==> flow/design.v <==
module Core (clk, addr_to_sram, read_data_sram, write_data, write_enable, sram_req, rom_req, addr_rom, read_data_rom, sram_op_done, clr, reg_write_enable, reg_read_index_1, reg_read_index_2, reg_write_index, reg_write_data, reg_read_data_1, reg_read_data_2);
	input clk, clr, sram_op_done;  
	output reg[18:0] addr_to_sram;
	output reg[17:0] addr_rom;  
	input[7:0] read_data_sram, read_data_rom;  
	output reg write_enable, sram_req, rom_req;  
	output reg[7:0] write_data;  
	output reg reg_write_enable;
	output reg[3:0] reg_read_index_1, reg_read_index_2, reg_write_index;
	output reg[18:0] reg_write_data;
	input[18:0] reg_read_data_1, reg_read_data_2;
	parameter ADD = 5'b00000;
	parameter SUB = 5'b00001;
	parameter CMP = 5'b00010;
	parameter AND = 5'b00011;
	parameter OR = 5'b00100;
	parameter XOR = 5'b00101;
	parameter MOV = 5'b00110;
	parameter BLT = 5'b00111;
	parameter BLTE = 5'b01000;
	parameter LOAD = 5'b01001;
	parameter STORE = 5'b01010;
	parameter JR = 5'b01011;
	parameter BE = 5'b01100;
	parameter BNE = 5'b01101;
	parameter SHIFTLI = 5'b01110;
	parameter SHIFTRI = 5'b01111;
	parameter INC = 5'b11111;
	parameter ADDI = 5'b10000;
	parameter SUBI = 5'b10001;
	parameter CMPI = 5'b10010;
	parameter ANDI = 5'b10011;
	parameter ORI = 5'b10100;
	parameter XORI = 5'b10101;
	parameter MOVI = 5'b10110;
	parameter LOADI = 5'b10111;
	parameter STOREI = 5'b11000;
	parameter JA = 5'b11001;
	parameter BEI = 5'b11010;
	parameter BNEI = 5'b11011;
	parameter BLTI = 5'b11100;
	parameter BLTEI = 5'b11101;
	parameter JS = 5'b11110;	
	parameter FETCH1 = 0;
	parameter DECODE1 = 1;
	parameter FETCH2 = 2;
	parameter DECODE2 = 3;
	parameter FETCH3 = 15;
	parameter DECODE3 = 16;
	parameter FETCH4 = 17;
	parameter DECODE4 = 18;
	parameter OPERATION = 4;
	parameter BRANCH = 5;
	parameter LOADSTATE = 6;
	parameter STORESTATE = 7;
	parameter I_OPERATION = 8;
	parameter I_BRANCH = 9;
	parameter I_LOAD = 10;
	parameter I_STORE = 11;
	parameter I_STORE2 = 19;
	parameter LOADSTATE2 = 12;
	parameter I_LOAD2 = 13;
	parameter STORESTATE2 = 14;
	reg[4:0] state; 
	reg[17:0] PC; 
	reg neg_flag; 
	reg zero_flag; 
	reg[4:0] OPCODE; 
	reg[19:0] immd; 
	reg load_sram; 
	always @ (*) begin
		addr_rom = 19'd0;
		sram_req = 1'b0;
		write_enable = 0;
		reg_write_data = 0;
		write_data = 0;
		reg_write_enable = 0;
		rom_req = 0;
		addr_to_sram = 0;
			if(state == FETCH1) begin
				rom_req = 1'b1;
				addr_rom = PC;
			end
			else if(state == DECODE1) begin
			end
			else if(state == FETCH2) begin
				rom_req = 1;
				addr_rom = PC;
			end
			else if(state == DECODE2) begin
			end
			if(state == FETCH3) begin
				rom_req = 1;
				addr_rom = PC;
			end
			else if(state == DECODE3) begin
			end
			else if(state == FETCH4) begin
				rom_req = 1;
				addr_rom = PC;
			end
			else if(state == DECODE4) begin
			end
			else if(state == OPERATION) begin
				reg_write_enable = 1'b1;
				case(OPCODE)
					ADD: begin
							reg_write_data = reg_read_data_1 + reg_read_data_2;
					end
					SUB: begin
							reg_write_data = reg_read_data_1 - reg_read_data_2;
					end
					CMP: begin
							reg_write_data = reg_read_data_1 - reg_read_data_2;
					end
					AND: begin
							reg_write_data = reg_read_data_1 & reg_read_data_2;
					end
					OR: begin
							reg_write_data = reg_read_data_1 | reg_read_data_2;
					end
					XOR: begin
							reg_write_data = reg_read_data_1 ^ reg_read_data_2;
					end
					MOV: begin
							reg_write_data = reg_read_data_2;
					end
					SHIFTLI: begin
							reg_write_data = reg_read_data_1 << reg_read_index_2;
					end
					SHIFTRI: begin
							reg_write_data = reg_read_data_1 >> reg_read_index_2;
					end
					INC: begin
							reg_write_data = reg_read_data_1 + 1'b1;
					end
				endcase
				if(OPCODE == CMP) begin
					reg_write_enable = 1'b0;
				end
			end
			else if(state == I_BRANCH) begin
				if(OPCODE == JS) begin
						reg_write_data = PC;  
						reg_write_enable = 1;
				end
			end
			else if(state == LOADSTATE) begin
				if(reg_read_data_2 <= 20'hF)
					sram_req = 1'b1;
				else
					rom_req = 1;
				addr_to_sram = {reg_read_data_2};  
				addr_rom = {reg_read_data_2};
			end
			else if(state == LOADSTATE2) begin
				reg_write_data = load_sram ? read_data_sram : read_data_rom;  
				reg_write_enable = 1;
			end
			else if(state == I_LOAD) begin
				if(immd <= 20'hF)
					sram_req = 1'b1;
				else
					rom_req = 1;
				addr_to_sram = {immd};
				addr_rom = {immd};
			end
			else if(state == I_LOAD2) begin
				reg_write_data = load_sram ? read_data_sram : read_data_rom;  
				reg_write_enable = 1;
			end
			else if(state == STORESTATE) begin
				sram_req = 1'b1;
				write_enable = 1;
				addr_to_sram = {reg_read_data_2};
				write_data = reg_read_data_1[7:0];
			end 
			else if(state == I_STORE) begin
				sram_req = 1'b1;
				addr_to_sram = {immd};
				write_data = reg_read_data_1[7:0];
				write_enable = 1;
			end
			else if(state == I_OPERATION) begin
				reg_write_enable = 1'b1;
				case(OPCODE)
					ADDI: begin
							reg_write_data = reg_read_data_1 + immd;
					end
					SUBI:begin
							reg_write_data = reg_read_data_1 - immd;
					end
					CMPI: begin
							reg_write_data = reg_read_data_1 - immd;
					end
					ANDI: begin
							reg_write_data = reg_read_data_1 & immd;
					end
					ORI: begin
							reg_write_data = reg_read_data_1 | immd;
					end
					XORI: begin
							reg_write_data = reg_read_data_1 ^ immd;
					end
					MOVI: begin
							reg_write_data = immd;
					end
				endcase
				if(OPCODE == CMPI) begin
					reg_write_enable = 1'b0;
				end
			end
	end
	always @ (posedge clk or negedge clr) begin
			if(~clr) begin
				state <= FETCH1;
				PC <= 0;
			end
			else if(state == FETCH1) begin
				state <= DECODE1;
				PC <= PC + 1'b1;
			end
			else if(state == DECODE1) begin
				OPCODE <= read_data_rom[7:3];
				state <= FETCH2;
			end
			else if(state == FETCH2) begin
				state <= DECODE2;
				PC <= PC + 1'b1;
			end
			else if(state == DECODE2) begin
					reg_read_index_1 <= read_data_rom[7:4];	
					reg_read_index_2 <= read_data_rom[3:0];
					reg_write_index <= read_data_rom[7:4];
					immd[19:16] <= read_data_rom[3:0];
					if(OPCODE == INC || OPCODE <= MOV || OPCODE == SHIFTLI || OPCODE == SHIFTRI) begin
						state <= OPERATION;
					end
					else if(OPCODE[4] == 1'b1) begin
						state <= FETCH3;
					end
					else if(OPCODE == LOAD) begin
						state <= LOADSTATE;
					end
					else if(OPCODE == STORE) begin
						state <= STORESTATE;
					end
					else begin
						state <= BRANCH;
					end
			end
			else if(state == FETCH3) begin
				state <= DECODE3;
				PC <= PC + 1'b1;
			end
			else if(state == DECODE3) begin
				state <= FETCH4;
				immd[15:8] <= read_data_rom;
			end
			else if(state == FETCH4) begin
				state <= DECODE4;
				PC <= PC + 1'b1;
			end
			else if(state == DECODE4) begin
				immd[7:0] <= read_data_rom;
				if(OPCODE <= MOVI) 
					state <= I_OPERATION;
				else if(OPCODE == LOADI)
					state <= I_LOAD;
				else if(OPCODE == STOREI)
					state <= I_STORE;
				else begin
					if(OPCODE == JS) 
						reg_write_index <= 4'd3;
					state <= I_BRANCH;
				end
			end
			else if(state == OPERATION || state == I_OPERATION) begin
				if(reg_write_data == 0) begin
					zero_flag <= 1; 
				end
				else begin
					zero_flag <= 0;
				end
				if(reg_write_data[18] == 1'b1) begin
					neg_flag <= 1;
				end
				else begin
					neg_flag <= 0;
				end
				state <= FETCH1;
			end
			else if(state == BRANCH) begin
				case(OPCODE)
					BLT: begin
						if(neg_flag) 
							PC <= reg_read_data_1;
					end
					BLTE: begin
						if(neg_flag || zero_flag) 
							PC <= reg_read_data_1;
					end
					JR: begin
						PC <= reg_read_data_1;
					end
					BE: begin
						if(zero_flag)
							PC <= reg_read_data_1;
					end
					BNE: begin
						if(!zero_flag) 
							PC <= reg_read_data_1;
					end
				endcase
				state <= FETCH1;
			end 
			else if(state == I_BRANCH) begin
				case(OPCODE)
					BLTI: begin
						if(neg_flag) 
							PC <= immd;
					end
					BLTEI: begin
						if(neg_flag || zero_flag) 
							PC <= immd;
					end
					JA: begin
						PC <= immd;
					end
					JS: begin
						PC <= immd;
					end
					BEI: begin
						if(zero_flag)
							PC <= immd;
					end
					BNEI: begin
						if(!zero_flag) 
							PC <= immd;
					end
				endcase
				state <= FETCH1;
			end
			else if(state == STORESTATE) begin
				state <= STORESTATE2;
			end
			else if(state == STORESTATE2) begin
				if(sram_op_done)
					state <= FETCH1;
				else
					state <= STORESTATE;
			end
			else if(state == I_STORE) begin
				state <= I_STORE2;
			end
			else if(state == I_STORE2) begin
				if(sram_op_done)
					state <= FETCH1;
				else
					state <= I_STORE;
			end
			else if(state == LOADSTATE) begin
				if(reg_read_data_2 <= 20'hF)
					load_sram <= 1'b1;
				else 
					load_sram <= 1'b0;
				state <= LOADSTATE2;
			end
			else if(state == LOADSTATE2) begin
				if((sram_op_done && load_sram) || ~load_sram)
					state <= FETCH1;
				else 
					state <= LOADSTATE;
			end
			else if(state == I_LOAD) begin
				if(immd <= 20'hF)
					load_sram <= 1'b1;
				else
					load_sram <= 1'b0;
				state <= I_LOAD2;
			end
			else if(state == I_LOAD2) begin
				if((sram_op_done && load_sram) || ~load_sram)
					state <= FETCH1;
				else
					state <= I_LOAD;
			end
	end
endmodule
module Register_File (clk,
					  we,
					  read_index_1,
					  read_index_2,
					  write_index,
					  write_data,
					  read_data_1,
					  read_data_2);
	input clk, we;
	input[3:0] read_index_1, read_index_2, write_index;
	input[18:0] write_data;
	output reg[18:0] read_data_1, read_data_2;
	reg [15:0] sp;
	reg [15:0] fp;
	reg [18:0] ra;
	reg [18:0] a0;
	reg [18:0] a1;
	reg [15:0] m0;
	reg [15:0] m1;
	reg [15:0] rv;
	reg [15:0] v0;
	reg [15:0] v1;
	reg [15:0] p0;
	reg [15:0] p1;
	reg [15:0] p2;
	reg [15:0] p3;
	reg [15:0] p4;
	always@(*) 
	begin
		case(read_index_1)
			0: read_data_1 = 0;
			1: read_data_1 = sp;
			2: read_data_1 = fp;
			3: read_data_1 = ra;
			4: read_data_1 = a0;
			5: read_data_1 = a1;
			6: read_data_1 = m0;
			7: read_data_1 = m1;
			8: read_data_1 = rv;
			9: read_data_1 = v0;
			10: read_data_1 = v1;
			11: read_data_1 = p0;
			12: read_data_1 = p1;
			13: read_data_1 = p2;
			14: read_data_1 = p3;
			15: read_data_1 = p4;
		endcase
	end
	always@(*) 
	begin
		case(read_index_2)
			0: read_data_2 = 0;
			1: read_data_2 = sp;
			2: read_data_2 = fp;
			3: read_data_2 = ra;
			4: read_data_2 = a0;
			5: read_data_2 = a1;
			6: read_data_2 = m0;
			7: read_data_2 = m1;
			8: read_data_2 = rv;
			9: read_data_2 = v0;
			10: read_data_2 = v1;
			11: read_data_2 = p0;
			12: read_data_2 = p1;
			13: read_data_2 = p2;
			14: read_data_2 = p3;
			15: read_data_2 = p4;
		endcase
	end
	always@(posedge clk)begin
		if(we) begin
			case(write_index)
				1: sp <= write_data;
				2: fp <= write_data;
				3: ra <= write_data;
				4: a0 <= write_data;
				5: a1 <= write_data;
				6: m0 <= write_data;
				7: m1 <= write_data;
				8: rv <= write_data;
				9: v0 <= write_data;
				10: v1 <= write_data;
				11: p0 <= write_data;
				12: p1 <= write_data;
				13: p2 <= write_data;
				14: p3 <= write_data;
				15: p4 <= write_data;
		endcase
	end
	end
endmodule
module core_top (
	input clk,
	input clr,
	output rom_req,
	output [17:0] rom_addr,
	input [7:0] rom_data,
	output sram_req,
	output sram_we,
	output [18:0] sram_addr,
	output [7:0] sram_wdata,
	input [7:0] sram_rdata,
	input sram_done
	);
	wire reg_write_enable;
	wire[3:0] reg_read_index_1, reg_read_index_2, reg_write_index;
	wire[18:0] reg_write_data, reg_read_data_1, reg_read_data_2;
	Core _Core(.clk(clk),
			   .addr_to_sram(sram_addr),
			   .read_data_sram(sram_rdata),
			   .write_data(sram_wdata),
			   .write_enable(sram_we),
			   .sram_req(sram_req),
			   .rom_req(rom_req),
			   .addr_rom(rom_addr),
			   .read_data_rom(rom_data),
			   .sram_op_done(sram_done),
			   .clr(clr),
			   .reg_write_enable(reg_write_enable),
			   .reg_read_index_1(reg_read_index_1),
			   .reg_read_index_2(reg_read_index_2),
			   .reg_write_index(reg_write_index),
			   .reg_write_data(reg_write_data),
			   .reg_read_data_1(reg_read_data_1),
			   .reg_read_data_2(reg_read_data_2));
	Register_File _RegisterFile(.clk(clk),
							    .we(reg_write_enable),
							    .read_index_1(reg_read_index_1),
							    .read_index_2(reg_read_index_2),
							    .write_index(reg_write_index),
							    .write_data(reg_write_data),
							    .read_data_1(reg_read_data_1),
							    .read_data_2(reg_read_data_2));
endmodule
From RTL to reports: core_top

The steps from the RTL of core_top to its reports follow in flow order.
Lines are those of the file above, counted from 1.
Operators: Yosys type, input widths -> output width; for muxes data width and select width s.
Library cell names are shortened.
A cell with n/a has no value.

Top: core_top
Clock input: clk
Library: sky130hd
Timing corner: tt_025C_1v80

After elaboration

Yosys after proc, flatten, opt, wreduce and memory -nomap, before mapping. Memory bits, and registers merged into a memory's read port (data or address), are not among the register bits. Print and check cells are not counted. Equal cells are merged and count once.

Flip-flop bits (word level): 308
Output and inout bits: 48
Elaborated cells: 393

$add $sub $neg: 6
$lt $le $gt $ge: 4
Equality and inequality tests: 116
Shift-type cells: 2
Muxes and demuxes: 173
Bitwise gates (word level): 22
Reduce/logical cells: 44

Operator list:

| operator              | number |
| $pmux 19 s16          | 2 |
| $mux 18               | 32 |
| $mux 19               | 25 |
| $pmux 18 s5           | 2 |
| $pmux 19 s9           | 1 |
| $mux 5                | 24 |
| $pmux 19 s6           | 1 |
| $mux 8                | 13 |
| $eq 5x5->1 const B    | 20 |
| $eq 4x4->1 const B    | 24 |
| $eq 5x4->1 const B    | 16 |
| $mux 1                | 58 |
| $eq 4x3->1 const B    | 12 |
| $mux 4                | 11 |
| $eq 5x3->1 const B    | 8 |
| $add 19x19->19        | 2 |
| $sub 19x19->19        | 2 |
| $and 19x19->19        | 2 |
| $or 19x19->19         | 2 |
| $xor 19x19->19        | 2 |
| $reduce_and 2->1      | 15 |
| $eq 4x2->1 const B    | 6 |
| $ne 7x1->1 const B    | 3 |
| $le 20x4->1 const B   | 1 |
| $eq 5x2->1 const B    | 4 |
| $add 19x1->19 const B | 1 |
| $le 19x4->1 const B   | 1 |
| $shl 19x4->19         | 1 |

Other operator kinds: 37; their cells: 76.

Longest topological paths

Depth = most cells in a row (Yosys ltp): at word level without a register or memory, in the mapped netlist without a sequential cell, where the memories' decode and read muxes count.

Depth after elaboration: 22
ABC_AREA: 0
Depth in mapped cells: 29

After synthesis

Source: synth_stat.txt of the flow (Yosys; design flattened, memories mapped). It holds for the ABC_AREA given above (unset counts as 0); a run with the other value may have another netlist.

Cells by type:

| cell     | number | area in all (um2) |
| edfxtp_1 | 285    | 8.56E+03 |
| ha_1     | 117    | 1.46E+03 |
| a21oi_1  | 209    | 1.05E+03 |
| dfrtp_1  | 37     | 925.888 |
| o21ai_0  | 170    | 850.816 |
| mux2i_1  | 80     | 800.768 |
| nand2_1  | 198    | 743.213 |
| nor2_1   | 185    | 694.416 |
| clkbuf_1 | 133    | 499.229 |
| xnor2_1  | 51     | 446.678 |
| nand3_1  | 89     | 445.427 |
| a221oi_1 | 50     | 437.92 |
| a22oi_1  | 58     | 435.418 |
| mux2_2   | 31     | 349.085 |
| inv_1    | 89     | 334.07 |
| nand3b_1 | 40     | 300.288 |
| a31oi_1  | 46     | 287.776 |
| a22o_1   | 31     | 271.51 |

Other cell types: 78; their cells: 760.

Cells in the netlist: 2,659
Cell area after synthesis: 24,748.7 um2
Mapped flip-flops: 323
Buffer cells: 213

By module: a second synthesis without flattening, with its own total; a netlist apart from the flattened one above.

Cells (unflattened synthesis): 2,515
Area (unflattened synthesis): 24,188.2 um2

Rows give one instance, submodules left out.

By module:

| module        | instances | cells | area (um2) |
| Core          | 1         | 1,640 | 12,346.8 |
| Register_File | 1         | 875   | 11,841.4 |
| core_top      | 1         | 0     | 0.0 |

Worst setup path after synthesis

OpenSTA on the mapped netlist: ideal clock, no wires. The path of least setup slack (recovery checks aside). Input and output delay are each 20% of the period. Register names are those of the netlist, which keeps one name where synthesis merged equal registers.

Kind: register to register
Start: reg (name not given)
End: reg _Core.zero_flag
Clock period: 9.0 ns
Library setup time: 0.170 ns
Launch time at the first pin: 0.000 ns
Arrival time: 6.709 ns
Data required time: 8.830 ns
Setup slack: 2.120 ns
Delay of the path: 6.879 ns
Stages: 28
Period reached after synthesis: 6.88 ns

"delay of the path" = arrival - input delay + setup time.
"stages" counts driving pins, that of a launching flip-flop among them; a cell with two outputs on the path counts twice.
"period reached after synthesis" is the clock period less the worst setup slack; recovery checks do not enter. This is arithmetic on one report: input and output delays are still those of the set period (20% each).

Cells stage by stage: edfxtp_1 -> buf_2 -> buf_2 -> buf_2 -> buf_2 -> buf_2 -> mux2_2 -> a32o_1 -> a221oi_1 -> o221ai_1 -> or3_1 -> nor2_1 -> and4_1 -> nor2_1 -> xnor2_1 -> nor2_1 -> ha_1 -> and3_1 -> o21a_1 -> a2111oi_0 -> o31ai_1 -> xor2_1 -> a221oi_1 -> a21oi_2 -> or4_1 -> or4_1 -> or4_1 -> nor4_2
Elaborated cells on any way between the ends: 46
Those cells by class: add/sub: 4; eq/ne: 15; shift: 2; mux: 17; logic: 6; reduce/logical: 2

RTL lines, path post-synthesis:

| item             | RTL line | text |
| end: assignment  | 280      | `zero_flag <= 1;` |
| end: assignment  | 283      | `zero_flag <= 0;` |
| end: declaration | 67       | `reg zero_flag;` |

No chain of elaborated cells between the ends is given.
Some nets on the timed path still bear RTL names; the line given drives or declares the net.

Nets with RTL names, path post-synthesis:

| net                      | RTL line | text |
| _Core.reg_write_data[12] | 92       | `if(state == FETCH3) begin` |

Timing after layout

Path of least setup slack in the final report of run 1 (OpenROAD, finished layout, wires in). Where an end is a register, its clock arrival counts in the times.

Kind: register to output
Start: reg (name not given)
End: out rom_req
Clock period: 13.0 ns
Output delay: 2.60 ns
Launch time at the first pin: 0.68 ns
Arrival time: 6.32 ns
Data required time: 10.40 ns
Setup slack: 4.08 ns
Stages: 14

The rows between start and end are the longest chain of elaborated cells between them; the timing report does not say that the signal goes this way. Where chains are equally long, one stands for them.
A line is the first line of the expression or statement that the cell stems from. Yosys adds cells for indexed reads and writes and turns some case tables into memories.

Cells stage by stage: edfxtp_1 -> buf_12 -> nor2b_1 -> a22o_1 -> a221o_1 -> a221o_1 -> nor4_1 -> buf_4 -> and4_1 -> a31oi_1 -> a21oi_1 -> o21ai_0 -> a21o_1 -> clkdlybuf4s50_1
Length of the longest elaborated chain: 11
Elaborated cells on any way between the ends: 30
Those cells by class: compare: 2; eq/ne: 15; mux: 12; reduce/logical: 1

RTL lines, path post-layout:

| item             | RTL line | text |
| $le 20x4->1      | 161      | `if(immd <= 20'hF)` |
| $mux 1           | 161      |  |
| $mux 1           | 160      | `else if(state == I_LOAD) begin` |
| $mux 1           | 156      | `else if(state == LOADSTATE2) begin` |
| $mux 1           | 148      | `else if(state == LOADSTATE) begin` |
| $mux 1           | 142      | `else if(state == I_BRANCH) begin` |
| $mux 1           | 104      | `else if(state == OPERATION) begin` |
| $mux 1           | 102      | `else if(state == DECODE4) begin` |
| $mux 1           | 98       | `else if(state == FETCH4) begin` |
| $mux 1           | 96       | `else if(state == DECODE3) begin` |
| $mux 1           | 92       | `if(state == FETCH3) begin` |
| end: declaration | 484      | `output rom_req,` |

--- measured runs ---
Below are 2 stored runs of the flow (Yosys, OpenROAD; platform sky130hd) on core_top, each with its settings and what was measured, unordered. Constraints: input delay and output delay 20% of the set period each, output load 0.01 pF.
By "clock period reached" is meant the clock period of the run minus its worst setup slack. This is arithmetic on one report: input and output delays are still those of the set period (20% each).
"worst path time" = time allowed to the worst setup path (clock period - input delay - output delay, where it has them) - its slack; a late launch clock adds to it, a late capture clock takes from it.
"power consumption" rests on the timing tool's default activity at the inputs, not on a simulated workload.

## Run 1

==> flow/run.sh <==
#!/bin/bash
# the make line also repeats the synthesis and layout settings of config.mk as NAME=value (left out here)
make -C /OpenROAD-flow-scripts/flow DESIGN_CONFIG=/design/flow/config.mk WORK_HOME=/design/flow/orfs CLKGATE_MAP_FILE= finish
==> flow/config.mk <==
export PLATFORM = sky130hd
export DESIGN_NAME = core_top
export DESIGN_NICKNAME = core_top
export VERILOG_FILES = /design/flow/design.v
export SDC_FILE = /design/flow/constraint.sdc
export NUM_CORES = 4
export LEC_CHECK = 0
export ABC_AREA = 0
export CAP_MARGIN = 20
export CORE_ASPECT_RATIO = 1.53
export CORE_MARGIN = 2
export CORE_UTILIZATION = 32
export CTS_CLUSTER_DIAMETER = 264
export GPL_ROUTABILITY_DRIVEN = 0
export GPL_TIMING_DRIVEN = 1
export MAX_ROUTING_LAYER = met4
export PLACE_DENSITY_LB_ADDON = 0.29
export SLEW_MARGIN = 20
export TNS_END_PERCENT = 55
==> flow/constraint.sdc <==
create_clock -name core_clock -period 13.0 [get_ports {clk}]
set_input_delay 2.6000 -clock core_clock [delete_from_list [all_inputs] [get_ports {clk}]]
set_output_delay 2.6000 -clock core_clock [all_outputs]
set_load 0.01 [all_outputs]

| result of run 1 | value |
|---|---|
| synthesized cell area | 24,748.7 um2 |
| worst path time | 6.32 ns |
| kind of the worst setup path | register to output |
| setup slack of the worst path | 4.082 ns |
| power consumption | 3,074 uW |
| clock period reached | 8.918 ns |
| total die area | 79,630.6 um2 |
| standard-cell area of the final layout | 27,815.4 um2 |

## Run 2

==> flow/run.sh <==
#!/bin/bash
# the make line also repeats the synthesis and layout settings of config.mk as NAME=value (left out here)
make -C /OpenROAD-flow-scripts/flow DESIGN_CONFIG=/design/flow/config.mk WORK_HOME=/design/flow/orfs CLKGATE_MAP_FILE= finish
==> flow/config.mk <==
export PLATFORM = sky130hd
export DESIGN_NAME = core_top
export DESIGN_NICKNAME = core_top
export VERILOG_FILES = /design/flow/design.v
export SDC_FILE = /design/flow/constraint.sdc
export NUM_CORES = 4
export LEC_CHECK = 0
export ABC_AREA = 1
export CAP_MARGIN = 20
export CORE_ASPECT_RATIO = 0.53
export CORE_MARGIN = 8
export CORE_UTILIZATION = 45
export CTS_CLUSTER_SIZE = 67
export GPL_TIMING_DRIVEN = 1
export HOLD_SLACK_MARGIN = 0.15
export MIN_ROUTING_LAYER = met2
export PLACE_DENSITY_LB_ADDON = 0.25
export SLEW_MARGIN = 5
export TNS_END_PERCENT = 30
==> flow/constraint.sdc <==
create_clock -name core_clock -period 15.2 [get_ports {clk}]
set_input_delay 3.0400 -clock core_clock [delete_from_list [all_inputs] [get_ports {clk}]]
set_output_delay 3.0400 -clock core_clock [all_outputs]
set_load 0.01 [all_outputs]

Run 2: did not finish, routing stopped with GRT-0116
--- end ---
